==> flow/design.v <==
`default_nettype none
module MagComp
  #(parameter WIDTH = 30)
  (output logic AltB, AeqB, AgtB,
   input logic [WIDTH-1:0] A,
   input logic [WIDTH-1:0] B);
  assign AltB= (A<B);
  assign AgtB= (A>B);
  assign AeqB= (A==B);
endmodule : MagComp
module Adder
  #(parameter WIDTH = 30)
  (output logic [WIDTH:0] S,
   input logic add,
   input logic [WIDTH-1:0] A,
   input logic [WIDTH-1:0] B);
  assign S = add ? A+B : A-B;
endmodule : Adder
module Multiplier
  #(parameter WIDTH = 30)
  (output logic [(WIDTH*2)-1:0] S,
   input logic [WIDTH-1:0] A,
   input logic [WIDTH-1:0] B);
  assign S = A*B;
endmodule : Multiplier
module Mux2to1
  #(parameter WIDTH = 30)
  (output logic [WIDTH-1:0]Y,
   input logic S,
   input logic [WIDTH-1:0]I0,
   input logic [WIDTH-1:0]I1);
  assign Y=S?I1:I0;
endmodule : Mux2to1
module Register
  #(parameter WIDTH = 3)
  (input logic [WIDTH-1:0] D,
   input logic en, clear,
   input logic clock,
   output logic [WIDTH-1:0] Q);
  always_ff @(posedge clock)
    if (clear)
      Q <= 0;
    else if (en)
      Q <= D;
    else
      Q <= Q;
endmodule: Register
module Counter
  #(parameter WIDTH = 4)
  (input logic clock,
   input logic clear,
   input logic en,
   output logic [WIDTH-1:0] Q);
  always_ff @(posedge clock) begin
    if (clear) begin
      Q <= 0;
    end
    else if (en) begin
      Q <= Q + 1'b1;
    end
    else begin
      Q <= Q;
    end
  end
endmodule: Counter
module Synchronizer
  (input logic async,
   input logic clock,
   output logic sync);
  logic tmp1, tmp2;
  assign tmp2 = tmp1;
  always_ff @(posedge clock)
    tmp1 <= async;
  always_ff @(posedge clock)
    sync <= tmp2;
endmodule : Synchronizer
module ShiftRegister_8_128 
  (input logic [7:0] data_in,
   input logic en,
   input logic clock, rst,
   output logic [127:0] Q);
  always_ff @(posedge clock) begin
    if (rst) begin
      Q <= 128'b0;
    end
    else if (en) begin
      Q <= {Q[119:0],data_in};
    end
    else begin
      Q <= Q;
    end
  end
endmodule : ShiftRegister_8_128
module ShiftRegister_6_96
  (input logic [5:0] data_in,
   input logic en,
   input logic clock, rst,
   output logic [95:0] Q);
  always_ff @(posedge clock) begin
    if (rst) begin
      Q <= 96'b0;
    end
    else if (en) begin
      Q <= {Q[89:0],data_in};
    end
    else begin
      Q <= Q;
    end
  end
endmodule : ShiftRegister_6_96
module ShiftRegister_48_96
  (input logic [47:0] data_in,
   input logic en,
   input logic clock, rst,
   output logic [95:0] Q);
  always_ff @(posedge clock) begin
    if (rst) begin
      Q <= 96'b0;
    end
    else if (en) begin
      Q <= {Q[47:0],data_in};
    end
    else begin
      Q <= Q;
    end
  end
endmodule : ShiftRegister_48_96
module edge_detector (
    input logic signal,
    input logic clk,
    output logic pulse
);
    logic tmp1;
    always_ff @(posedge clk) begin
        tmp1<=signal;
    end
    assign pulse = (~tmp1)& signal;
endmodule: edge_detector
module ShiftRegister_12_96
  (input logic [11:0] data_in,
   input logic en,
   input logic clock, rst,
   output logic [95:0] Q);
  always_ff @(posedge clock) begin
    if (rst) begin
      Q <= 96'b0;
    end
    else if (en) begin
      Q <= {Q[83:0],data_in};
    end
    else begin
      Q <= Q;
    end
  end
endmodule : ShiftRegister_12_96
module ShiftRegister_20_160
  (input logic [19:0] data_in,
   input logic en,
   input logic clock, rst,
   output logic [159:0] Q);
  always_ff @(posedge clock) begin
    if (rst) begin
      Q <= 160'b0;
    end
    else if (en) begin
      Q <= {Q[149:0],data_in};
    end
    else begin
      Q <= Q;
    end
  end
endmodule : ShiftRegister_20_160
module ShiftRegister_96_96
  (input logic [95:0] data_in,
   input logic en,
   input logic clock, rst,
   output logic [95:0] Q);
  always_ff @(posedge clock) begin
    if (rst) begin
      Q <= 96'b0;
    end
    else if (en) begin
      Q <= data_in;
    end
    else begin
      Q <= Q;
    end
  end
endmodule : ShiftRegister_96_96
module ShiftRegister_160_160
  (input logic [159:0] data_in,
   input logic en,
   input logic clock, rst,
   output logic [159:0] Q);
  always_ff @(posedge clock) begin
    if (rst) begin
      Q <= 160'b0;
    end
    else if (en) begin
      Q <= data_in;
    end
    else begin
      Q <= Q;
    end
  end
endmodule : ShiftRegister_160_160
module ShiftRegister_80_160
  (input logic [79:0] data_in,
   input logic en,
   input logic clock, rst,
   output logic [159:0] Q);
  always_ff @(posedge clock) begin
    if (rst) begin
      Q <= 160'b0;
    end
    else if (en) begin
      Q <= {Q[79:0],data_in};
    end
    else begin
      Q <= Q;
    end
  end
endmodule : ShiftRegister_80_160
module ShiftRegister_40_160
  (input logic [39:0] data_in,
   input logic en,
   input logic clock, rst,
   output logic [159:0] Q);
  always_ff @(posedge clock) begin
    if (rst) begin
      Q <= 160'b0;
    end
    else if (en) begin
      Q <= {Q[119:0],data_in};
    end
    else begin
      Q <= Q;
    end
  end
endmodule : ShiftRegister_40_160
`default_nettype none
module Add_Path(input logic [63:0] mat_A, mat_B,
                input logic clk, rst, add_en,
                input logic sign,
                output logic [159:0] mat_out,
                output logic finish);
    logic shift_en;
    logic [19:0] shift_in;
    logic [4:0] add1_out, add2_out;
    logic [3:0] add1_in1, add1_in2, add2_in1, add2_in2;
    Adder #(4) add1 (.S(add1_out), .add(~sign), .A(add1_in1), .B(add1_in2));
    Adder #(4) add2 (.S(add2_out), .add(~sign), .A(add2_in1), .B(add2_in2));
    assign shift_in[19:10] = {5'b0, add1_out};
    assign shift_in[9:0] = {5'b0, add2_out};
    ShiftRegister_20_160 shift1 (.data_in(shift_in), .en(shift_en), .clock(clk), .rst(rst), .Q(mat_out));
    add_fsm fsm (.mat_A(mat_A), .mat_B(mat_B), .clk(clk), .rst(rst), .add_en(add_en),
                 .add1_in1(add1_in1), .add1_in2(add1_in2), .add2_in1(add2_in1), .add2_in2(add2_in2),
                 .shift_en(shift_en), .finish(finish));
endmodule : Add_Path
module add_fsm (input logic [63:0] mat_A, mat_B,
                input logic clk, rst, add_en,
                output logic [3:0] add1_in1, add1_in2, add2_in1, add2_in2,
                output logic shift_en, finish);
    logic [3:0] mat_A_1, mat_A_2, mat_A_3, mat_A_4;
    logic [3:0] mat_A_5, mat_A_6, mat_A_7, mat_A_8;
    logic [3:0] mat_A_9, mat_A_10, mat_A_11, mat_A_12;
    logic [3:0] mat_A_13, mat_A_14, mat_A_15, mat_A_16;
    logic [3:0] mat_B_1, mat_B_2, mat_B_3, mat_B_4;
    logic [3:0] mat_B_5, mat_B_6, mat_B_7, mat_B_8;
    logic [3:0] mat_B_9, mat_B_10, mat_B_11, mat_B_12;
    logic [3:0] mat_B_13, mat_B_14, mat_B_15, mat_B_16;
    assign mat_A_1 = mat_A[63:60];
    assign mat_A_2 = mat_A[59:56];
    assign mat_A_3 = mat_A[55:52];
    assign mat_A_4 = mat_A[51:48];
    assign mat_A_5 = mat_A[47:44];
    assign mat_A_6 = mat_A[43:40];
    assign mat_A_7 = mat_A[39:36];
    assign mat_A_8 = mat_A[35:32];
    assign mat_A_9 = mat_A[31:28];
    assign mat_A_10 = mat_A[27:24];
    assign mat_A_11 = mat_A[23:20];
    assign mat_A_12 = mat_A[19:16];
    assign mat_A_13 = mat_A[15:12];
    assign mat_A_14 = mat_A[11:8];
    assign mat_A_15 = mat_A[7:4];
    assign mat_A_16 = mat_A[3:0];
    assign mat_B_1 = mat_B[63:60];
    assign mat_B_2 = mat_B[59:56];
    assign mat_B_3 = mat_B[55:52];
    assign mat_B_4 = mat_B[51:48];
    assign mat_B_5 = mat_B[47:44];
    assign mat_B_6 = mat_B[43:40];
    assign mat_B_7 = mat_B[39:36];
    assign mat_B_8 = mat_B[35:32];
    assign mat_B_9 = mat_B[31:28];
    assign mat_B_10 = mat_B[27:24];
    assign mat_B_11 = mat_B[23:20];
    assign mat_B_12 = mat_B[19:16];
    assign mat_B_13 = mat_B[15:12];
    assign mat_B_14 = mat_B[11:8];
    assign mat_B_15 = mat_B[7:4];
    assign mat_B_16 = mat_B[3:0];
    enum logic [3:0] {S,A1,A2,A3,A4,A5,A6,A7,A8,E} cur_state, n_state;
    always_comb begin
        case(cur_state)
            S: begin
                add1_in1 = 4'b0;
                add1_in2 = 4'b0;
                add2_in1 = 4'b0;
                add2_in2 = 4'b0;
                shift_en = 1'b0;
                finish = 1'b0;
                if(add_en) begin
                    n_state = A1;
                end
                else begin
                    n_state = S;
                end
            end
            A1: begin
                add1_in1 = mat_A_1;
                add1_in2 = mat_B_1;
                add2_in1 = mat_A_2;
                add2_in2 = mat_B_2;
                shift_en = 1'b1;
                finish = 1'b0;
                n_state = A2;
            end
            A2: begin
                add1_in1 = mat_A_3;
                add1_in2 = mat_B_3;
                add2_in1 = mat_A_4;
                add2_in2 = mat_B_4;
                shift_en = 1'b1;
                finish = 1'b0;
                n_state = A3;
            end
            A3: begin
                add1_in1 = mat_A_5;
                add1_in2 = mat_B_5;
                add2_in1 = mat_A_6;
                add2_in2 = mat_B_6;
                shift_en = 1'b1;
                finish = 1'b0;
                n_state = A4;
            end
            A4: begin
                add1_in1 = mat_A_7;
                add1_in2 = mat_B_7;
                add2_in1 = mat_A_8;
                add2_in2 = mat_B_8;
                shift_en = 1'b1;
                finish = 1'b0;
                n_state = A5;
            end
            A5: begin
                add1_in1 = mat_A_9;
                add1_in2 = mat_B_9;
                add2_in1 = mat_A_10;
                add2_in2 = mat_B_10;
                shift_en = 1'b1;
                finish = 1'b0;
                n_state = A6;
            end
            A6: begin
                add1_in1 = mat_A_11;
                add1_in2 = mat_B_11;
                add2_in1 = mat_A_12;
                add2_in2 = mat_B_12;
                shift_en = 1'b1;
                finish = 1'b0;
                n_state = A7;
            end
            A7: begin
                add1_in1 = mat_A_13;
                add1_in2 = mat_B_13;
                add2_in1 = mat_A_14;
                add2_in2 = mat_B_14;
                shift_en = 1'b1;
                finish = 1'b0;
                n_state = A8;
            end
            A8: begin
                add1_in1 = mat_A_15;
                add1_in2 = mat_B_15;
                add2_in1 = mat_A_16;
                add2_in2 = mat_B_16;
                shift_en = 1'b1;
                finish = 1'b0;
                n_state = E;
            end
            E: begin
                add1_in1 = 4'b0;
                add1_in2 = 4'b0;
                add2_in1 = 4'b0;
                add2_in2 = 4'b0;
                shift_en = 1'b0;
                finish = 1'b1;
                n_state = E;
            end
            default: begin
                add1_in1 = 4'b0;
                add1_in2 = 4'b0;
                add2_in1 = 4'b0;
                add2_in2 = 4'b0;
                shift_en = 1'b0;
                finish = 1'b0;
                n_state = S;
            end
        endcase
    end
    always_ff @(posedge clk) begin
        if(rst)
            cur_state <= S;
        else
            cur_state <= n_state;
    end
endmodule : add_fsm
`default_nettype none
module Multiply_Path(input logic [63:0] mat_A, mat_B,
                     input logic clk, rst, mult_en,
                     output logic [159:0] mat_out,
                     output logic finish);
    logic [3:0] mult1_in1, mult1_in2;
    logic [7:0] mult1_out;
    logic [3:0] mult2_in1, mult2_in2;
    logic [7:0] mult2_out;
    logic [3:0] mult3_in1, mult3_in2;
    logic [7:0] mult3_out;
    logic [3:0] mult4_in1, mult4_in2;
    logic [7:0] mult4_out;
    logic [3:0] mult5_in1, mult5_in2;
    logic [7:0] mult5_out;
    logic [3:0] mult6_in1, mult6_in2;
    logic [7:0] mult6_out;
    logic [3:0] mult7_in1, mult7_in2;
    logic [7:0] mult7_out;
    logic [3:0] mult8_in1, mult8_in2;
    logic [7:0] mult8_out;
    logic [7:0] add_in1, add_in2, add_in3, add_in4;
    logic [9:0] add_out;
    logic [7:0] add_in5, add_in6, add_in7, add_in8;
    logic [9:0] add_out2;
    logic layer_1_en, layer_2_en;
    Multiplier #(4) mult1(.S(mult1_out),
                          .A(mult1_in1),
                          .B(mult1_in2));
    Multiplier #(4) mult2(.S(mult2_out),
                          .A(mult2_in1),
                          .B(mult2_in2));
    Multiplier #(4) mult3(.S(mult3_out),
                          .A(mult3_in1),
                          .B(mult3_in2));
    Multiplier #(4) mult4(.S(mult4_out),
                          .A(mult4_in1),
                          .B(mult4_in2));
    Multiplier #(4) mult5(.S(mult5_out),
                          .A(mult5_in1),
                          .B(mult5_in2));
    Multiplier #(4) mult6(.S(mult6_out),
                          .A(mult6_in1),
                          .B(mult6_in2));
    Multiplier #(4) mult7(.S(mult7_out),
                          .A(mult7_in1),
                          .B(mult7_in2));
    Multiplier #(4) mult8(.S(mult8_out),
                          .A(mult8_in1),
                          .B(mult8_in2));
    Register #(32) layer_1_reg(.D({mult1_out, mult2_out, mult3_out, mult4_out}),
                               .en(layer_1_en),
                               .clock(clk),
                               .clear(rst),
                               .Q({add_in1, add_in2, add_in3, add_in4}));
    Register #(32) layer_1_2_reg(.D({mult5_out, mult6_out, mult7_out, mult8_out}),
                                 .en(layer_1_en),
                                 .clock(clk),
                                 .clear(rst),
                                 .Q({add_in5, add_in6, add_in7, add_in8}));
    assign add_out = add_in1 + add_in2 + add_in3 + add_in4;
    assign add_out2 = add_in5 + add_in6 + add_in7 + add_in8;
    ShiftRegister_20_160 shift_register(.data_in({add_out, add_out2}),
                                      .en(layer_2_en),
                                      .clock(clk),
                                      .rst(rst),
                                      .Q(mat_out));
    mult_fsm fsm(.mat_A(mat_A),
                 .mat_B(mat_B),
                 .clk(clk),
                 .rst(rst),
                 .mult_en(mult_en),
                 .mult1_in1(mult1_in1),
                 .mult1_in2(mult1_in2),
                 .mult2_in1(mult2_in1),
                 .mult2_in2(mult2_in2),
                 .mult3_in1(mult3_in1),
                 .mult3_in2(mult3_in2),
                 .mult4_in1(mult4_in1),
                 .mult4_in2(mult4_in2),
                 .mult5_in1(mult5_in1),
                 .mult5_in2(mult5_in2),
                 .mult6_in1(mult6_in1),
                 .mult6_in2(mult6_in2),
                 .mult7_in1(mult7_in1),
                 .mult7_in2(mult7_in2),
                 .mult8_in1(mult8_in1),
                 .mult8_in2(mult8_in2),
                 .layer_1_en(layer_1_en),
                 .layer_2_en(layer_2_en),
                 .finish(finish));
endmodule : Multiply_Path
module mult_fsm(input logic [63:0] mat_A, mat_B,
                input logic clk, rst, mult_en,
                output logic [3:0] mult1_in1, mult1_in2,
                output logic [3:0] mult2_in1, mult2_in2,
                output logic [3:0] mult3_in1, mult3_in2,
                output logic [3:0] mult4_in1, mult4_in2,
                output logic [3:0] mult5_in1, mult5_in2,
                output logic [3:0] mult6_in1, mult6_in2,
                output logic [3:0] mult7_in1, mult7_in2,
                output logic [3:0] mult8_in1, mult8_in2,
                output logic layer_1_en, layer_2_en, finish);
    logic [3:0] mat_A_1, mat_A_2, mat_A_3, mat_A_4;
    logic [3:0] mat_A_5, mat_A_6, mat_A_7, mat_A_8;
    logic [3:0] mat_A_9, mat_A_10, mat_A_11, mat_A_12;
    logic [3:0] mat_A_13, mat_A_14, mat_A_15, mat_A_16;
    logic [3:0] mat_B_1, mat_B_2, mat_B_3, mat_B_4;
    logic [3:0] mat_B_5, mat_B_6, mat_B_7, mat_B_8;
    logic [3:0] mat_B_9, mat_B_10, mat_B_11, mat_B_12;
    logic [3:0] mat_B_13, mat_B_14, mat_B_15, mat_B_16;
    assign mat_A_1 = mat_A[63:60];
    assign mat_A_2 = mat_A[59:56];
    assign mat_A_3 = mat_A[55:52];
    assign mat_A_4 = mat_A[51:48];
    assign mat_A_5 = mat_A[47:44];
    assign mat_A_6 = mat_A[43:40];
    assign mat_A_7 = mat_A[39:36];
    assign mat_A_8 = mat_A[35:32];
    assign mat_A_9 = mat_A[31:28];
    assign mat_A_10 = mat_A[27:24];
    assign mat_A_11 = mat_A[23:20];
    assign mat_A_12 = mat_A[19:16];
    assign mat_A_13 = mat_A[15:12];
    assign mat_A_14 = mat_A[11:8];
    assign mat_A_15 = mat_A[7:4];
    assign mat_A_16 = mat_A[3:0];
    assign mat_B_1 = mat_B[63:60];
    assign mat_B_2 = mat_B[59:56];
    assign mat_B_3 = mat_B[55:52];
    assign mat_B_4 = mat_B[51:48];
    assign mat_B_5 = mat_B[47:44];
    assign mat_B_6 = mat_B[43:40];
    assign mat_B_7 = mat_B[39:36];
    assign mat_B_8 = mat_B[35:32];
    assign mat_B_9 = mat_B[31:28];
    assign mat_B_10 = mat_B[27:24];
    assign mat_B_11 = mat_B[23:20];
    assign mat_B_12 = mat_B[19:16];
    assign mat_B_13 = mat_B[15:12];
    assign mat_B_14 = mat_B[11:8];
    assign mat_B_15 = mat_B[7:4];
    assign mat_B_16 = mat_B[3:0];
    enum logic [4:0] {S,M1,M2A1,M3A2,M4A3,M5A4,M6A5,M7A6,M8A7,A8,E} cur_state, n_state;
    always_comb begin
        case(cur_state)
            S: begin
                mult1_in1 = 4'b0;
                mult1_in2 = 4'b0;
                mult2_in1 = 4'b0;
                mult2_in2 = 4'b0;
                mult3_in1 = 4'b0;
                mult3_in2 = 4'b0;
                mult4_in1 = 4'b0;
                mult4_in2 = 4'b0;
                mult5_in1 = 4'b0;
                mult5_in2 = 4'b0;
                mult6_in1 = 4'b0;
                mult6_in2 = 4'b0;
                mult7_in1 = 4'b0;
                mult7_in2 = 4'b0;
                mult8_in1 = 4'b0;
                mult8_in2 = 4'b0;
                layer_1_en = 1'b0;
                layer_2_en = 1'b0;
                finish = 1'b0;
                if(mult_en)
                    n_state = M1;
                else
                    n_state = S;
            end
            M1: begin
                mult1_in1 = mat_A_1;
                mult1_in2 = mat_B_1;
                mult2_in1 = mat_A_2;
                mult2_in2 = mat_B_5;
                mult3_in1 = mat_A_3;
                mult3_in2 = mat_B_9;
                mult4_in1 = mat_A_4;
                mult4_in2 = mat_B_13;
                mult5_in1 = mat_A_1;
                mult5_in2 = mat_B_2;
                mult6_in1 = mat_A_2;
                mult6_in2 = mat_B_6;
                mult7_in1 = mat_A_3;
                mult7_in2 = mat_B_10;
                mult8_in1 = mat_A_4;
                mult8_in2 = mat_B_14;
                layer_1_en = 1'b1;
                layer_2_en = 1'b0;
                finish = 1'b0;
                n_state = M2A1;
            end
            M2A1: begin
                mult1_in1 = mat_A_1;
                mult1_in2 = mat_B_3;
                mult2_in1 = mat_A_2;
                mult2_in2 = mat_B_7;
                mult3_in1 = mat_A_3;
                mult3_in2 = mat_B_11;
                mult4_in1 = mat_A_4;
                mult4_in2 = mat_B_15;
                mult5_in1 = mat_A_1;
                mult5_in2 = mat_B_4;
                mult6_in1 = mat_A_2;
                mult6_in2 = mat_B_8;
                mult7_in1 = mat_A_3;
                mult7_in2 = mat_B_12;
                mult8_in1 = mat_A_4;
                mult8_in2 = mat_B_16;
                layer_1_en = 1'b1;
                layer_2_en = 1'b1;
                finish = 1'b0;
                n_state = M3A2;
            end
            M3A2: begin
                mult1_in1 = mat_A_5;
                mult1_in2 = mat_B_1;
                mult2_in1 = mat_A_6;
                mult2_in2 = mat_B_5;
                mult3_in1 = mat_A_7;
                mult3_in2 = mat_B_9;
                mult4_in1 = mat_A_8;
                mult4_in2 = mat_B_13;
                mult5_in1 = mat_A_5;
                mult5_in2 = mat_B_2;
                mult6_in1 = mat_A_6;
                mult6_in2 = mat_B_6;
                mult7_in1 = mat_A_7;
                mult7_in2 = mat_B_10;
                mult8_in1 = mat_A_8;
                mult8_in2 = mat_B_14;
                layer_1_en = 1'b1;
                layer_2_en = 1'b1;
                finish = 1'b0;
                n_state = M4A3;
            end
            M4A3: begin
                mult1_in1 = mat_A_5;
                mult1_in2 = mat_B_3;
                mult2_in1 = mat_A_6;
                mult2_in2 = mat_B_7;
                mult3_in1 = mat_A_7;
                mult3_in2 = mat_B_11;
                mult4_in1 = mat_A_8;
                mult4_in2 = mat_B_15;
                mult5_in1 = mat_A_5;
                mult5_in2 = mat_B_4;
                mult6_in1 = mat_A_6;
                mult6_in2 = mat_B_8;
                mult7_in1 = mat_A_7;
                mult7_in2 = mat_B_12;
                mult8_in1 = mat_A_8;
                mult8_in2 = mat_B_16;
                layer_1_en = 1'b1;
                layer_2_en = 1'b1;
                finish = 1'b0;
                n_state = M5A4;
            end
            M5A4: begin
                mult1_in1 = mat_A_9;
                mult1_in2 = mat_B_1;
                mult2_in1 = mat_A_10;
                mult2_in2 = mat_B_5;
                mult3_in1 = mat_A_11;
                mult3_in2 = mat_B_9;
                mult4_in1 = mat_A_12;
                mult4_in2 = mat_B_13;
                mult5_in1 = mat_A_9;
                mult5_in2 = mat_B_2;
                mult6_in1 = mat_A_10;
                mult6_in2 = mat_B_6;
                mult7_in1 = mat_A_11;
                mult7_in2 = mat_B_10;
                mult8_in1 = mat_A_12;
                mult8_in2 = mat_B_14;
                layer_1_en = 1'b1;
                layer_2_en = 1'b1;
                finish = 1'b0;
                n_state = M6A5;
            end
            M6A5: begin
                mult1_in1 = mat_A_9;
                mult1_in2 = mat_B_3;
                mult2_in1 = mat_A_10;
                mult2_in2 = mat_B_7;
                mult3_in1 = mat_A_11;
                mult3_in2 = mat_B_11;
                mult4_in1 = mat_A_12;
                mult4_in2 = mat_B_15;
                mult5_in1 = mat_A_9;
                mult5_in2 = mat_B_4;
                mult6_in1 = mat_A_10;
                mult6_in2 = mat_B_8;
                mult7_in1 = mat_A_11;
                mult7_in2 = mat_B_12;
                mult8_in1 = mat_A_12;
                mult8_in2 = mat_B_16;
                layer_1_en = 1'b1;
                layer_2_en = 1'b1;
                finish = 1'b0;
                n_state = M7A6;
            end
            M7A6: begin
                mult1_in1 = mat_A_13;
                mult1_in2 = mat_B_1;
                mult2_in1 = mat_A_14;
                mult2_in2 = mat_B_5;
                mult3_in1 = mat_A_15;
                mult3_in2 = mat_B_9;
                mult4_in1 = mat_A_16;
                mult4_in2 = mat_B_13;
                mult5_in1 = mat_A_13;
                mult5_in2 = mat_B_2;
                mult6_in1 = mat_A_14;
                mult6_in2 = mat_B_6;
                mult7_in1 = mat_A_15;
                mult7_in2 = mat_B_10;
                mult8_in1 = mat_A_16;
                mult8_in2 = mat_B_14;
                layer_1_en = 1'b1;
                layer_2_en = 1'b1;
                finish = 1'b0;
                n_state = M8A7;
            end
            M8A7: begin
                mult1_in1 = mat_A_13;
                mult1_in2 = mat_B_3;
                mult2_in1 = mat_A_14;
                mult2_in2 = mat_B_7;
                mult3_in1 = mat_A_15;
                mult3_in2 = mat_B_11;
                mult4_in1 = mat_A_16;
                mult4_in2 = mat_B_15;
                mult5_in1 = mat_A_13;
                mult5_in2 = mat_B_4;
                mult6_in1 = mat_A_14;
                mult6_in2 = mat_B_8;
                mult7_in1 = mat_A_15;
                mult7_in2 = mat_B_12;
                mult8_in1 = mat_A_16;
                mult8_in2 = mat_B_16;
                layer_1_en = 1'b1;
                layer_2_en = 1'b1;
                finish = 1'b0;
                n_state = A8;
            end
            A8: begin
                mult1_in1 = 4'b0;
                mult1_in2 = 4'b0;
                mult2_in1 = 4'b0;
                mult2_in2 = 4'b0;
                mult3_in1 = 4'b0;
                mult3_in2 = 4'b0;
                mult4_in1 = 4'b0;
                mult4_in2 = 4'b0;
                mult5_in1 = 4'b0;
                mult5_in2 = 4'b0;
                mult6_in1 = 4'b0;
                mult6_in2 = 4'b0;
                mult7_in1 = 4'b0;
                mult7_in2 = 4'b0;
                mult8_in1 = 4'b0;
                mult8_in2 = 4'b0;
                layer_1_en = 1'b0;
                layer_2_en = 1'b1;
                finish = 1'b0;
                n_state = E;
            end
            E: begin
                mult1_in1 = 4'b0;
                mult1_in2 = 4'b0;
                mult2_in1 = 4'b0;
                mult2_in2 = 4'b0;
                mult3_in1 = 4'b0;
                mult3_in2 = 4'b0;
                mult4_in1 = 4'b0;
                mult4_in2 = 4'b0;
                mult5_in1 = 4'b0;
                mult5_in2 = 4'b0;
                mult6_in1 = 4'b0;
                mult6_in2 = 4'b0;
                mult7_in1 = 4'b0;
                mult7_in2 = 4'b0;
                mult8_in1 = 4'b0;
                mult8_in2 = 4'b0;
                layer_1_en = 1'b0;
                layer_2_en = 1'b0;
                finish = 1'b1;
                n_state = E;
            end
            default: begin
                mult1_in1 = 4'b0;
                mult1_in2 = 4'b0;
                mult2_in1 = 4'b0;
                mult2_in2 = 4'b0;
                mult3_in1 = 4'b0;
                mult3_in2 = 4'b0;
                mult4_in1 = 4'b0;
                mult4_in2 = 4'b0;
                mult5_in1 = 4'b0;
                mult5_in2 = 4'b0;
                mult6_in1 = 4'b0;
                mult6_in2 = 4'b0;
                mult7_in1 = 4'b0;
                mult7_in2 = 4'b0;
                mult8_in1 = 4'b0;
                mult8_in2 = 4'b0;
                layer_1_en = 1'b0;
                layer_2_en = 1'b0;
                finish = 1'b0;
                n_state = S;
            end
        endcase
    end
    always_ff @(posedge clk) begin
        if(rst)
            cur_state <= S;
        else
            cur_state <= n_state;
    end
endmodule : mult_fsm
`default_nettype none
module Matrix_Calculator 
    (input logic [7:0] data_in,
     input logic enter, sw,
     input logic [1:0] operation,
     input logic clk, rst,
     output logic [4:0] data_out,
     output logic finish, error,
     output logic [3:0] index);
    logic input_en;
    logic[127:0] input_matrix;
    logic[1:0] input_op;
    logic[159:0] add_output, mul_output;
    logic[159:0] selected_output;
    logic[63:0] input_matrix_A, input_matrix_B;
    logic add_en, mul_en;
    logic add_finish, mul_finish;
    logic switch_pulse, enter_pulse;
    assign input_matrix_A = input_matrix[127:64];
    assign input_matrix_B = input_matrix[63:0];
    ShiftRegister_8_128 shift_register(.data_in(data_in),
                                      .en(enter_pulse && input_en),
                                      .clock(clk),
                                      .rst(rst),
                                      .Q(input_matrix));
    Register #(2) op_reg(.D(operation),
                         .en(enter_pulse && input_en),
                         .clock(clk),
                         .clear(rst),
                         .Q(input_op));
    Mux2to1 #(160) output_mux(.Y(selected_output),
                             .I1(add_output),
                             .I0(mul_output),
                             .S(input_op[1]));
    matrix_calc_fsm fsm(.clk(clk),
                        .rst(rst),
                        .enter(enter_pulse),
                        .add_finish(add_finish),
                        .mul_finish(mul_finish),
                        .finish(finish),
                        .input_op(input_op),
                        .input_en(input_en),
                        .error(error),
                        .mul_en(mul_en),
                        .add_en(add_en));
    Add_Path add_logic(.mat_A(input_matrix_A),
                       .mat_B(input_matrix_B),
                       .clk(clk),
                       .rst(rst),
                       .add_en(add_en),
                       .sign(input_op[0]),
                       .mat_out(add_output),
                       .finish(add_finish));
    Multiply_Path mul_logic(.mat_A(input_matrix_A),
                            .mat_B(input_matrix_B),
                            .clk(clk),
                            .rst(rst),
                            .mult_en(mul_en),
                            .mat_out(mul_output),
                            .finish(mul_finish));
    edge_detector sw_de(.clk(clk),
                        .signal(sw),
                        .pulse(switch_pulse));
    edge_detector ed_de(.clk(clk),
                        .signal(enter),
                        .pulse(enter_pulse));
    logic [4:0] index_count;
    Counter #(5) index_counter(.clock(clk),
                               .clear(rst),
                               .en(finish && switch_pulse),
                               .Q(index_count));
    assign index = index_count[4:1];
    always_comb begin
        case(index_count)
            5'b0000_0: data_out = selected_output[159:155];
            5'b0000_1: data_out = selected_output[154:150];
            5'b0001_0: data_out = selected_output[149:145];
            5'b0001_1: data_out = selected_output[144:140];
            5'b0010_0: data_out = selected_output[139:135];
            5'b0010_1: data_out = selected_output[134:130];
            5'b0011_0: data_out = selected_output[129:125];
            5'b0011_1: data_out = selected_output[124:120];
            5'b0100_0: data_out = selected_output[119:115];
            5'b0100_1: data_out = selected_output[114:110];
            5'b0101_0: data_out = selected_output[109:105];
            5'b0101_1: data_out = selected_output[104:100];
            5'b0110_0: data_out = selected_output[99:95];
            5'b0110_1: data_out = selected_output[94:90];
            5'b0111_0: data_out = selected_output[89:85];
            5'b0111_1: data_out = selected_output[84:80];
            5'b1000_0: data_out = selected_output[79:75];
            5'b1000_1: data_out = selected_output[74:70];
            5'b1001_0: data_out = selected_output[69:65];
            5'b1001_1: data_out = selected_output[64:60];
            5'b1010_0: data_out = selected_output[59:55];
            5'b1010_1: data_out = selected_output[54:50];
            5'b1011_0: data_out = selected_output[49:45];
            5'b1011_1: data_out = selected_output[44:40];
            5'b1100_0: data_out = selected_output[39:35];
            5'b1100_1: data_out = selected_output[34:30];
            5'b1101_0: data_out = selected_output[29:25];
            5'b1101_1: data_out = selected_output[24:20];
            5'b1110_0: data_out = selected_output[19:15];
            5'b1110_1: data_out = selected_output[14:10];
            5'b1111_0: data_out = selected_output[9:5];
            5'b1111_1: data_out = selected_output[4:0];
            default: data_out = 5'b0;
        endcase
    end
endmodule : Matrix_Calculator
module matrix_calc_fsm (input logic clk, rst,
                        input logic enter,
                        input logic [1:0] input_op,
                        input logic add_finish, mul_finish,
                        output logic finish,
                        output logic input_en, error,
                        output logic mul_en, add_en);
    enum logic [4:0] {S,S1,S2,S3,S4,S5,S6,S7,S8,
                      S9,S10,S11,S12,S13,S14,S15,S16,
                      M,A,E,F} cur_state, n_state;
    always_comb begin
        case(cur_state)
            S: begin
                input_en = 1'b1;
                error = 1'b0;
                mul_en = 1'b0;
                add_en = 1'b0;
                finish = 1'b0;
                if(enter) begin
                    n_state = S1;
                end
                else begin
                    n_state = S;
                end
            end
            S1: begin
                input_en = 1'b1;
                error = 1'b0;
                mul_en = 1'b0;
                add_en = 1'b0;
                finish = 1'b0;
                if(enter) begin
                    n_state = S2;
                end
                else begin
                    n_state = S1;
                end
            end
            S2: begin
                input_en = 1'b1;
                error = 1'b0;
                mul_en = 1'b0;
                add_en = 1'b0;
                finish = 1'b0;
                if(enter) begin
                    n_state = S3;
                end
                else begin
                    n_state = S2;
                end
            end
            S3: begin
                input_en = 1'b1;
                error = 1'b0;
                mul_en = 1'b0;
                add_en = 1'b0;
                finish = 1'b0;
                if(enter) begin
                    n_state = S4;
                end
                else begin
                    n_state = S3;
                end
            end
            S4: begin
                input_en = 1'b1;
                error = 1'b0;
                mul_en = 1'b0;
                add_en = 1'b0;
                finish = 1'b0;
                if(enter) begin
                    n_state = S5;
                end
                else begin
                    n_state = S4;
                end
            end
            S5: begin
                input_en = 1'b1;
                error = 1'b0;
                mul_en = 1'b0;
                add_en = 1'b0;
                finish = 1'b0;
                if(enter) begin
                    n_state = S6;
                end
                else begin
                    n_state = S5;
                end
            end
            S6: begin
                input_en = 1'b1;
                error = 1'b0;
                mul_en = 1'b0;
                add_en = 1'b0;
                finish = 1'b0;
                if(enter) begin
                    n_state = S7;
                end
                else begin
                    n_state = S6;
                end
            end
            S7: begin
                input_en = 1'b1;
                error = 1'b0;
                mul_en = 1'b0;
                add_en = 1'b0;
                finish = 1'b0;
                if(enter) begin
                    n_state = S8;
                end
                else begin
                    n_state = S7;
                end
            end
            S8: begin
                input_en = 1'b1;
                error = 1'b0;
                mul_en = 1'b0;
                add_en = 1'b0;
                finish = 1'b0;
                if(enter) begin
                    n_state = S9;
                end
                else begin
                    n_state = S8;
                end
            end
            S9: begin
                input_en = 1'b1;
                error = 1'b0;
                mul_en = 1'b0;
                add_en = 1'b0;
                finish = 1'b0;
                if(enter) begin
                    n_state = S10;
                end
                else begin
                    n_state = S9;
                end
            end
            S10: begin
                input_en = 1'b1;
                error = 1'b0;
                mul_en = 1'b0;
                add_en = 1'b0;
                finish = 1'b0;
                if(enter) begin
                    n_state = S11;
                end
                else begin
                    n_state = S10;
                end
            end
            S11: begin
                input_en = 1'b1;
                error = 1'b0;
                mul_en = 1'b0;
                add_en = 1'b0;
                finish = 1'b0;
                if(enter) begin
                    n_state = S12;
                end
                else begin
                    n_state = S11;
                end
            end
            S12: begin
                input_en = 1'b1;
                error = 1'b0;
                mul_en = 1'b0;
                add_en = 1'b0;
                finish = 1'b0;
                if(enter) begin
                    n_state = S13;
                end
                else begin
                    n_state = S12;
                end
            end
            S13: begin
                input_en = 1'b1;
                error = 1'b0;
                mul_en = 1'b0;
                add_en = 1'b0;
                finish = 1'b0;
                if(enter) begin
                    n_state = S14;
                end
                else begin
                    n_state = S13;
                end
            end
            S14: begin
                input_en = 1'b1;
                error = 1'b0;
                mul_en = 1'b0;
                add_en = 1'b0;
                finish = 1'b0;
                if(enter) begin
                    n_state = S15;
                end
                else begin
                    n_state = S14;
                end
            end
            S15: begin
                input_en = 1'b1;
                error = 1'b0;
                mul_en = 1'b0;
                add_en = 1'b0;
                finish = 1'b0;
                if(enter) begin
                    n_state = S16;
                end
                else begin
                    n_state = S15;
                end
            end
            S16: begin
                input_en = 1'b0;
                mul_en = 1'b0;
                add_en = 1'b0;
                finish = 1'b0;
                if (input_op == 2'b00) begin
                    n_state = M;
                    error = 1'b0;
                    mul_en = 1'b1;
                end
                else if (input_op[1] == 1'b1) begin
                    n_state = A;
                    error = 1'b0;
                    add_en = 1'b1;
                end
                else begin
                    n_state = F;
                    error = 1'b1;
                end
            end
            F: begin
                input_en = 1'b0;
                error = 1'b1;
                mul_en = 1'b0;
                add_en = 1'b0;
                finish = 1'b0;
                n_state = F;
            end
            M: begin
                input_en = 1'b0;
                mul_en = 1'b0;
                add_en = 1'b0;
                error = 1'b0;
                if (mul_finish) begin
                    n_state = E;
                    finish = 1'b1;
                end
                else begin
                    n_state = M;
                    finish = 1'b0;
                end
            end
            A: begin
                input_en = 1'b0;
                mul_en = 1'b0;
                add_en = 1'b0;
                error = 1'b0;
                if (add_finish) begin
                    n_state = E;
                    finish = 1'b1;
                end
                else begin
                    n_state = A;
                    finish = 1'b0;
                end
            end
            E: begin
                input_en = 1'b0;
                mul_en = 1'b0;
                add_en = 1'b0;
                error = 1'b0;
                finish = 1'b1;
                n_state = E;
            end
            default: begin
                input_en = 1'b0;
                mul_en = 1'b0;
                add_en = 1'b0;
                error = 1'b0;
                finish = 1'b0;
                n_state = S;
            end
        endcase
    end
    always_ff @(posedge clk) begin
        if(rst)
            cur_state <= S;
        else
            cur_state <= n_state;
    end
endmodule : matrix_calc_fsm
`default_nettype none
module my_chip (
    input logic [11:0] io_in,  
    output logic [11:0] io_out,  
    input logic clock,
    input logic reset  
);
    logic [7:0] data_in;
    logic enter, sw;
    logic rst;
    logic [1:0] operation;
    logic [4:0] data_out;
    logic finish, error;
    logic [3:0] index;
    Synchronizer sync1(.async(io_in[0]), .clock(clock), .sync(data_in[0]));
    Synchronizer sync2(.async(io_in[1]), .clock(clock), .sync(data_in[1]));
    Synchronizer sync3(.async(io_in[2]), .clock(clock), .sync(data_in[2]));
    Synchronizer sync4(.async(io_in[3]), .clock(clock), .sync(data_in[3]));
    Synchronizer sync5(.async(io_in[4]), .clock(clock), .sync(data_in[4]));
    Synchronizer sync6(.async(io_in[5]), .clock(clock), .sync(data_in[5]));
    Synchronizer sync7(.async(io_in[6]), .clock(clock), .sync(data_in[6]));
    Synchronizer sync8(.async(io_in[7]), .clock(clock), .sync(data_in[7]));
    Synchronizer sync9(.async(io_in[8]), .clock(clock), .sync(enter));
    Synchronizer sync10(.async(io_in[9]), .clock(clock), .sync(sw));
    Synchronizer sync11(.async(io_in[10]), .clock(clock), .sync(operation[0]));
    Synchronizer sync12(.async(io_in[11]), .clock(clock), .sync(operation[1]));
    Synchronizer sync13(.async(reset), .clock(clock), .sync(rst));
    assign io_out[4:0] = data_out[4:0];
    assign io_out[5] = finish;
    assign io_out[6] = error;
    assign io_out[10:7] = index[3:0];
    assign io_out[11] = 1'b0;
    Matrix_Calculator matrix_calculator(.data_in(data_in),
                                        .enter(enter),
                                        .sw(sw),
                                        .operation(operation), 
                                        .clk(clock), 
                                        .rst(rst), 
                                        .data_out(data_out), 
                                        .finish(finish), 
                                        .error(error), 
                                        .index(index));
endmodule
Reports on my_chip
Each step is given for the RTL above and for the edited RTL. "before" refers to lines of the RTL above, "after" to lines of the edited file. "difference": "after" minus "before" as printed here. "rel. change": 100 x difference / "before". Library cell names are shortened. Not given: -

Design top: my_chip. Clock: clock. Cell library: sky130hd. Timing corner: tt_025C_1v80.

Diff
Unified diff, file above to edited file. This change comes from a script, not from a designer; no optimisation was intended.

```diff
@@ -556,5 +556,7 @@
     assign mat_B_10 = mat_B[27:24];
     assign mat_B_11 = mat_B[23:20];
-    assign mat_B_12 = mat_B[19:16];
+    logic [3:0] mat_B_12_ff;
+    always_ff @(posedge clk) mat_B_12_ff <= mat_B[19:16];
+    assign mat_B_12 = mat_B_12_ff;
     assign mat_B_13 = mat_B[15:12];
     assign mat_B_14 = mat_B[11:8];
```

Word level
Yosys after proc, flatten, opt, wreduce and memory -nomap, before mapping. Enables and synchronous resets that opt folds into registers are not counted as muxes. Memory bits, and registers merged into a memory's read port (data or address), are not among the register bits. Print and check cells are not counted.

Cells by class: add/sub/neg operators (before 11, after 11, difference 0, rel. change 0.00%); multipliers (before 8, after 8, difference 0, rel. change 0.00%); eq/ne operators (before 70, after 70, difference 0, rel. change 0.00%); muxes and demuxes (before 62, after 62, difference 0, rel. change 0.00%); bitwise gates (word level) (before 4, after 4, difference 0, rel. change 0.00%); reductions and logical operators (before 19, after 19, difference 0, rel. change 0.00%).

Operators with widths: two-way mux 1 bit (before 26, after 26, difference 0, rel. change 0.00%); == test 5 bit (second input constant) (before 21, after 21, difference 0, rel. change 0.00%); == test 5 x 4 -> 1 bit (second input constant) (before 19, after 19, difference 0, rel. change 0.00%); == test 5 x 3 -> 1 bit (second input constant) (before 12, after 12, difference 0, rel. change 0.00%); multiplier 4 x 4 -> 8 bit (before 8, after 8, difference 0, rel. change 0.00%); case mux 4 bit (select 2 bit) (before 8, after 8, difference 0, rel. change 0.00%); == test 5 x 2 -> 1 bit (second input constant) (before 6, after 6, difference 0, rel. change 0.00%); OR reduction 2 bit (before 6, after 6, difference 0, rel. change 0.00%); two-way mux 2 bit (before 5, after 5, difference 0, rel. change 0.00%); == test 4 x 3 -> 1 bit (second input constant) (before 4, after 4, difference 0, rel. change 0.00%); two-way mux 3 bit (before 4, after 4, difference 0, rel. change 0.00%); case mux 4 bit (select 4 bit) (before 4, after 4, difference 0, rel. change 0.00%); case mux 4 bit (select 8 bit) (before 4, after 4, difference 0, rel. change 0.00%); == test 5 x 1 -> 1 bit (second input constant) (before 3, after 3, difference 0, rel. change 0.00%); zero test 5 bit (before 3, after 3, difference 0, rel. change 0.00%); two-way mux 5 bit (before 3, after 3, difference 0, rel. change 0.00%); OR reduction 8 bit (before 3, after 3, difference 0, rel. change 0.00%); adder 10 x 8 -> 10 bit (before 2, after 2, difference 0, rel. change 0.00%); adder 4 x 4 -> 5 bit (before 2, after 2, difference 0, rel. change 0.00%); adder 8 x 8 -> 9 bit (before 2, after 2, difference 0, rel. change 0.00%); adder 9 x 8 -> 10 bit (before 2, after 2, difference 0, rel. change 0.00%); AND 1 bit (before 2, after 2, difference 0, rel. change 0.00%); == test 4 x 2 -> 1 bit (second input constant) (before 2, after 2, difference 0, rel. change 0.00%); == test 4 bit (second input constant) (before 2, after 2, difference 0, rel. change 0.00%); logical AND 1 bit (before 2, after 2, difference 0, rel. change 0.00%); NOT 1 bit (before 2, after 2, difference 0, rel. change 0.00%); OR reduction 4 bit (before 2, after 2, difference 0, rel. change 0.00%); subtractor 4 x 4 -> 5 bit (before 2, after 2, difference 0, rel. change 0.00%).

Not every row of either side is listed.

Storage and ports: flip-flop bits (word level) (before 481, after 485, difference +4, rel. change +0.83%); elaborated cells (before 212, after 213, difference +1, rel. change +0.47%).

Depth
Depth = most cells in a row (Yosys ltp): at word level without a register or memory, in the mapped netlist without a sequential cell, where the memories' decode and read muxes count.

Depth: depth after elaboration (before 5, after 5, difference 0, rel. change 0.00%); ABC_AREA (before 0, after 0); mapped depth (before 17, after 17, difference 0, rel. change 0.00%); mapped depth without buffers (before 15, after 15, difference 0, rel. change 0.00%).

After synthesis
Yosys stat after the flow's synthesis: flattened, memories mapped to cells. It holds for the ABC_AREA given above (unset counts as 0); a run with the other value may have another netlist.

Mapped netlist: mapped cells (before 3131, after 3131, difference 0, rel. change 0.00%); mapped area (sq mm) (before 0.0254306, after 0.025522, difference +0.0000914, rel. change +0.36%); sequential part of the area (sq mm) (before 0.0101898, after 0.0102698, difference +0.0000800, rel. change +0.79%); flip-flop cells (before 509, after 513, difference +4, rel. change +0.79%).

Cell types: nand2_1 (before 888, after 868, difference -20, rel. change -2.25%); a21oi_1 (before 472, after 481, difference +9, rel. change +1.91%); nor2_1 (before 157, after 165, difference +8, rel. change +5.10%); o2111ai_1 (before 10, after 2, difference -8, rel. change -80.00%); nor3_1 (before 7, after 15, difference +8, rel. change +114.29%); clkbuf_1 (before 153, after 147, difference -6, rel. change -3.92%); a22oi_1 (before 120, after 114, difference -6, rel. change -5.00%); dfxtp_1 (before 509, after 513, difference +4, rel. change +0.79%); nand3_1 (before 28, after 25, difference -3, rel. change -10.71%); a22o_1 (before 20, after 23, difference +3, rel. change +15.00%); a221oi_1 (before 17, after 20, difference +3, rel. change +17.65%); nand3b_1 (before 5, after 2, difference -3, rel. change -60.00%); inv_1 (before 67, after 69, difference +2, rel. change +2.99%); a222oi_1 (before 9, after 7, difference -2, rel. change -22.22%); nand2b_1 (before 8, after 10, difference +2, rel. change +25.00%); nor4_1 (before 8, after 6, difference -2, rel. change -25.00%); o31ai_1 (before 2, after 0, difference -2, rel. change -100.00%); o21ai_0 (before 36, after 37, difference +1, rel. change +2.78%).

Not every row of either side is listed. The figures by module come from a second, unflattened synthesis with its own total; it is not the netlist above.

Second synthesis, totals: cell total of the unflattened synthesis (before 3171, after 3175, difference +4, rel. change +0.13%); area total of the unflattened synthesis (sq mm) (before 0.0320232, after 0.0321033, difference +0.0000801, rel. change +0.25%).

Rows give one instance, submodules left out.

Modules, before: ShiftRegister_20_160 (times used 2, cells 516, area 0.005693 sq mm, seq. area 0.0032031 sq mm); ShiftRegister_8_128 (times used 1, cells 412, area 0.004652 sq mm, seq. area 0.0025625 sq mm); Multiplier #(WIDTH=4) (times used 8, cells 51, area 0.0004479 sq mm, seq. area 0 sq mm); Mux2to1 #(WIDTH=160) (times used 1, cells 178, area 0.0023422 sq mm, seq. area 0 sq mm); Register #(WIDTH=32) (times used 2, cells 103, area 0.0011636 sq mm, seq. area 0.0006406 sq mm); Matrix_Calculator (times used 1, cells 256, area 0.0017454 sq mm, seq. area 0 sq mm); Multiply_Path (times used 1, cells 185, area 0.0015427 sq mm, seq. area 0 sq mm); mult_fsm (times used 1, cells 185, area 0.0013 sq mm, seq. area 0.0002202 sq mm); add_fsm (times used 1, cells 123, area 0.001016 sq mm, seq. area 0.0002002 sq mm); matrix_calc_fsm (times used 1, cells 76, area 0.0008008 sq mm, seq. area 0.0004204 sq mm); Synchronizer (times used 13, cells 2, area 0.00004 sq mm, seq. area 0.00004 sq mm); Adder #(WIDTH=4) (times used 2, cells 23, area 0.0001952 sq mm, seq. area 0 sq mm); Counter #(WIDTH=5) (times used 1, cells 22, area 0.0002477 sq mm, seq. area 0.0001001 sq mm); Register #(WIDTH=2) (times used 1, cells 6, area 0.0000676 sq mm, seq. area 0.00004 sq mm).

before: Further modules, not shown: 3.

Modules, after: ShiftRegister_20_160 (times used 2, cells 516, area 0.005693 sq mm, seq. area 0.0032031 sq mm); ShiftRegister_8_128 (times used 1, cells 412, area 0.004652 sq mm, seq. area 0.0025625 sq mm); Multiplier #(WIDTH=4) (times used 8, cells 51, area 0.0004479 sq mm, seq. area 0 sq mm); Mux2to1 #(WIDTH=160) (times used 1, cells 178, area 0.0023422 sq mm, seq. area 0 sq mm); Register #(WIDTH=32) (times used 2, cells 103, area 0.0011636 sq mm, seq. area 0.0006406 sq mm); Matrix_Calculator (times used 1, cells 256, area 0.0017454 sq mm, seq. area 0 sq mm); Multiply_Path (times used 1, cells 185, area 0.0015427 sq mm, seq. area 0 sq mm); mult_fsm (times used 1, cells 189, area 0.0013801 sq mm, seq. area 0.0003003 sq mm); add_fsm (times used 1, cells 123, area 0.001016 sq mm, seq. area 0.0002002 sq mm); matrix_calc_fsm (times used 1, cells 76, area 0.0008008 sq mm, seq. area 0.0004204 sq mm); Synchronizer (times used 13, cells 2, area 0.00004 sq mm, seq. area 0.00004 sq mm); Adder #(WIDTH=4) (times used 2, cells 23, area 0.0001952 sq mm, seq. area 0 sq mm); Counter #(WIDTH=5) (times used 1, cells 22, area 0.0002477 sq mm, seq. area 0.0001001 sq mm); Register #(WIDTH=2) (times used 1, cells 6, area 0.0000676 sq mm, seq. area 0.00004 sq mm).

after: Further modules, not shown: 3.

Path before layout
Source: OpenSTA report_checks on the synthesized netlist (no wires, ideal clock, input and output delay 20% of the period each), path of least setup slack; recovery checks are left aside. Register names are those of the netlist, which keeps one name where synthesis merged equal registers.

Timing post-synthesis: kind (before flip-flop to output port, after flip-flop to output port); from (before register matrix_calculator.index_counter.Q[2], after register matrix_calculator.index_counter.Q[4]); to (before output io_out[3], after output io_out[4]); period (ns) (before 10.0, after 10.0, difference 0.0, rel. change 0.00%); output delay (ns) (before 2.000, after 2.000, difference 0.000, rel. change 0.00%); arrival (ns) (before 2.149, after 2.350, difference +0.201, rel. change +9.35%); data required time (ns) (before 8.000, after 8.000, difference 0.000, rel. change 0.00%); setup slack (ns) (before 5.851, after 5.650, difference -0.201); delay of the path (ns) (before 2.149, after 2.350, difference +0.201, rel. change +9.35%); driving pins on the path (before 11, after 11, difference 0, rel. change 0.00%); buffers on the path (before 3, after 2, difference -1, rel. change -33.33%); synthesis period reached (ns) (before 4.149, after 4.35, difference +0.201, rel. change +4.84%).

"delay of the path" = arrival - input delay + setup time. A path that ends at an output port has no setup time. "driving pins on the path": output pins that drive a net of the path, with the launching flip-flop's if there is one; two outputs of one cell count as two. "synthesis period reached" is the clock period less the worst setup slack; recovery checks do not enter. This is arithmetic on one report: input and output delays are still those of the set period (20% each). Between the ends stands the longest chain of elaborated cells between them, by number of cells; it is not shown to be the way that was timed. Of several equally long chains one is given. A line is the first line of the expression or statement that the cell stems from. Yosys adds cells for indexed reads and writes and turns some case tables into memories. At most two assigning lines are given for a register; there are more.

On the way, post-synthesis, before:
Path through: dfxtp_1 buf_2 buf_1 nand2_1 nor2_1 ha_1 clkbuf_1 a221oi_1 o211ai_1 a222oi_1 o2111ai_1. For cells in the longest elaborated chain the number is 2. The figure for elaborated cells between the ends (all ways) is 33. The figure for RTL lines with such cells is 1. Classes of those cells: eq/ne: 31; mux: 1; reduce/logical: 1.

RTL lines, path post-synthesis, before: from (decl) (RTL line 53) `output logic [WIDTH-1:0] Q);`; from (assign) (RTL line 56) `Q <= 0;`; from (assign) (RTL line 59) `Q <= Q + 1'b1;`; == test 5 bit (RTL line 915) `case(index_count)`; case mux 5 bit (select 32 bit) (RTL line 915); to (decl) (RTL line 1256) `output logic [11:0] io_out,`.

On the way, post-synthesis, after:
Path through: dfxtp_1 buf_2 clkbuf_1 inv_1 ha_1 or3_1 a221oi_1 o21ai_0 a211oi_1 a22oi_1 o211ai_1. For cells in the longest elaborated chain the number is 2. The figure for elaborated cells between the ends (all ways) is 33. The figure for RTL lines with such cells is 1. Classes of those cells: eq/ne: 31; mux: 1; reduce/logical: 1.

RTL lines, path post-synthesis, after: from (decl) (RTL line 53) `output logic [WIDTH-1:0] Q);`; from (assign) (RTL line 56) `Q <= 0;`; from (assign) (RTL line 59) `Q <= Q + 1'b1;`; == test 5 bit (RTL line 917) `case(index_count)`; case mux 5 bit (select 32 bit) (RTL line 917); to (decl) (RTL line 1258) `output logic [11:0] io_out,`.

Path in the finished layout
From the final timing report of the runs of pair A: the path of least setup slack in the routed layout; clock arrival at registers is part of the times.

Timing after layout: kind (before flip-flop to output port, after flip-flop to output port); from (before register matrix_calculator.index_counter.Q[4], after register matrix_calculator.index_counter.Q[1]); to (before output io_out[3], after output io_out[4]); period (ns) (before 10.0, after 10.0, difference 0.0, rel. change 0.00%); output delay (ns) (before 2.00, after 2.00, difference 0.00, rel. change 0.00%); arrival (ns) (before 4.72, after 4.45, difference -0.27, rel. change -5.72%); data required time (ns) (before 8.00, after 8.00, difference 0.00, rel. change 0.00%); setup slack (ns) (before 3.28, after 3.55, difference +0.27); driving pins on the path (before 9, after 12, difference +3, rel. change +33.33%); buffers on the path (before 1, after 1, difference 0, rel. change 0.00%).

Between the ends stands the longest chain of elaborated cells between them, by number of cells; it is not shown to be the way that was timed. Of several equally long chains one is given. At most two assigning lines are given for a register; there are more.

On the way, after layout, before:
Path through: dfxtp_1 clkinv_1 ha_1 nor4_1 o311ai_0 a211oi_1 a222oi_1 o2111ai_1 clkdlybuf4s50_1. For cells in the longest elaborated chain the number is 2. The figure for elaborated cells between the ends (all ways) is 33. The figure for RTL lines with such cells is 1. Classes of those cells: eq/ne: 31; mux: 1; reduce/logical: 1.

RTL lines, path after layout, before: from (decl) (RTL line 53) `output logic [WIDTH-1:0] Q);`; from (assign) (RTL line 56) `Q <= 0;`; from (assign) (RTL line 59) `Q <= Q + 1'b1;`; == test 5 bit (RTL line 915) `case(index_count)`; case mux 5 bit (select 32 bit) (RTL line 915); to (decl) (RTL line 1256) `output logic [11:0] io_out,`.

On the way, after layout, after:
Path through: dfxtp_1 ha_1 nand2_1 nor2_1 ha_1 or3_1 a221oi_1 o21ai_0 a211oi_1 a22oi_1 o211ai_1 clkdlybuf4s50_1. For cells in the longest elaborated chain the number is 2. The figure for elaborated cells between the ends (all ways) is 33. The figure for RTL lines with such cells is 1. Classes of those cells: eq/ne: 31; mux: 1; reduce/logical: 1.

RTL lines, path after layout, after: from (decl) (RTL line 53) `output logic [WIDTH-1:0] Q);`; from (assign) (RTL line 56) `Q <= 0;`; from (assign) (RTL line 59) `Q <= Q + 1'b1;`; == test 5 bit (RTL line 917) `case(index_count)`; case mux 5 bit (select 32 bit) (RTL line 917); to (decl) (RTL line 1258) `output logic [11:0] io_out,`.

Measured runs
Runs of the flow (Yosys, OpenROAD) on both versions; the two runs of a pair have the same settings. The constraints put input and output delay at 20% of the set period each and load the outputs with 0.01 pF.

Settings, pair A:
The entry for period_ns reads 10.0. The entry for CAP_MARGIN reads 20. Under CORE_MARGIN stands 2. The figure for CORE_UTILIZATION is 40. For SLEW_MARGIN the number is 20.

Results, pair A: netlist area reported by Yosys (sq mm) (before 0.0254306, after 0.025522, difference +0.0000914, rel. change +0.36%); area of the die (sq mm) (before 0.0656103, after 0.065841, difference +0.0002307, rel. change +0.35%); standard-cell area after routing (sq mm) (before 0.0280682, after 0.028142, difference +0.0000738, rel. change +0.26%); utilization in the final report (%) (before 44.6, after 44.6, difference 0.0); lowest setup slack (ns) (before 3.283, after 3.546, difference +0.263); total negative slack on setup checks (ns) (before 0.000, after 0.000, difference 0.000); final worst hold slack (ns) (before 0.327, after 0.326, difference -0.001); total power of the final layout (mW) (before 4.321, after 4.320, difference -0.001, rel. change -0.02%); reached clock period (ns) (before 6.717, after 6.454, difference -0.263, rel. change -3.92%).

Settings, pair B:
The figure for ABC_AREA is 0. The entry for CAP_MARGIN reads 20. For CELL_PAD_IN_SITES_DETAIL_PLACEMENT the number is 0. For CORE_ASPECT_RATIO the number is 1.49. The figure for CORE_UTILIZATION is 72. The entry for CTS_CLUSTER_DIAMETER reads 266. The entry for GPL_TIMING_DRIVEN reads 1. The figure for PLACE_DENSITY is 0.36. For SETUP_SLACK_MARGIN the number is 1.62. For SLEW_MARGIN the number is 5. The entry for period_ns reads 6.0. Under CORE_MARGIN stands 2.

Results, pair B: netlist area reported by Yosys (sq mm) (before 0.0254306, after 0.025522, difference +0.0000914, rel. change +0.36%); area of the die (sq mm) (before 0.0368698, after 0.0369997, difference +0.0001299, rel. change +0.35%); standard-cell area after routing (sq mm) (before 0.0276828, after 0.027654, difference -0.0000288, rel. change -0.10%); utilization in the final report (%) (before 78.9, after 78.8, difference -0.1); lowest setup slack (ns) (before 1.663, after 1.753, difference +0.090); total negative slack on setup checks (ns) (before 0.000, after 0.000, difference 0.000); final worst hold slack (ns) (before 0.325, after 0.326, difference +0.001); total power of the final layout (mW) (before 6.627, after 6.702, difference +0.075, rel. change +1.13%); reached clock period (ns) (before 4.337, after 4.247, difference -0.090, rel. change -2.08%).

"reached clock period" means the clock period less the worst setup slack. The figure is calculated, with input and output delays left at 20% of the set period. "total power of the final layout" is the tool's figure for a default switching activity; nothing was simulated.
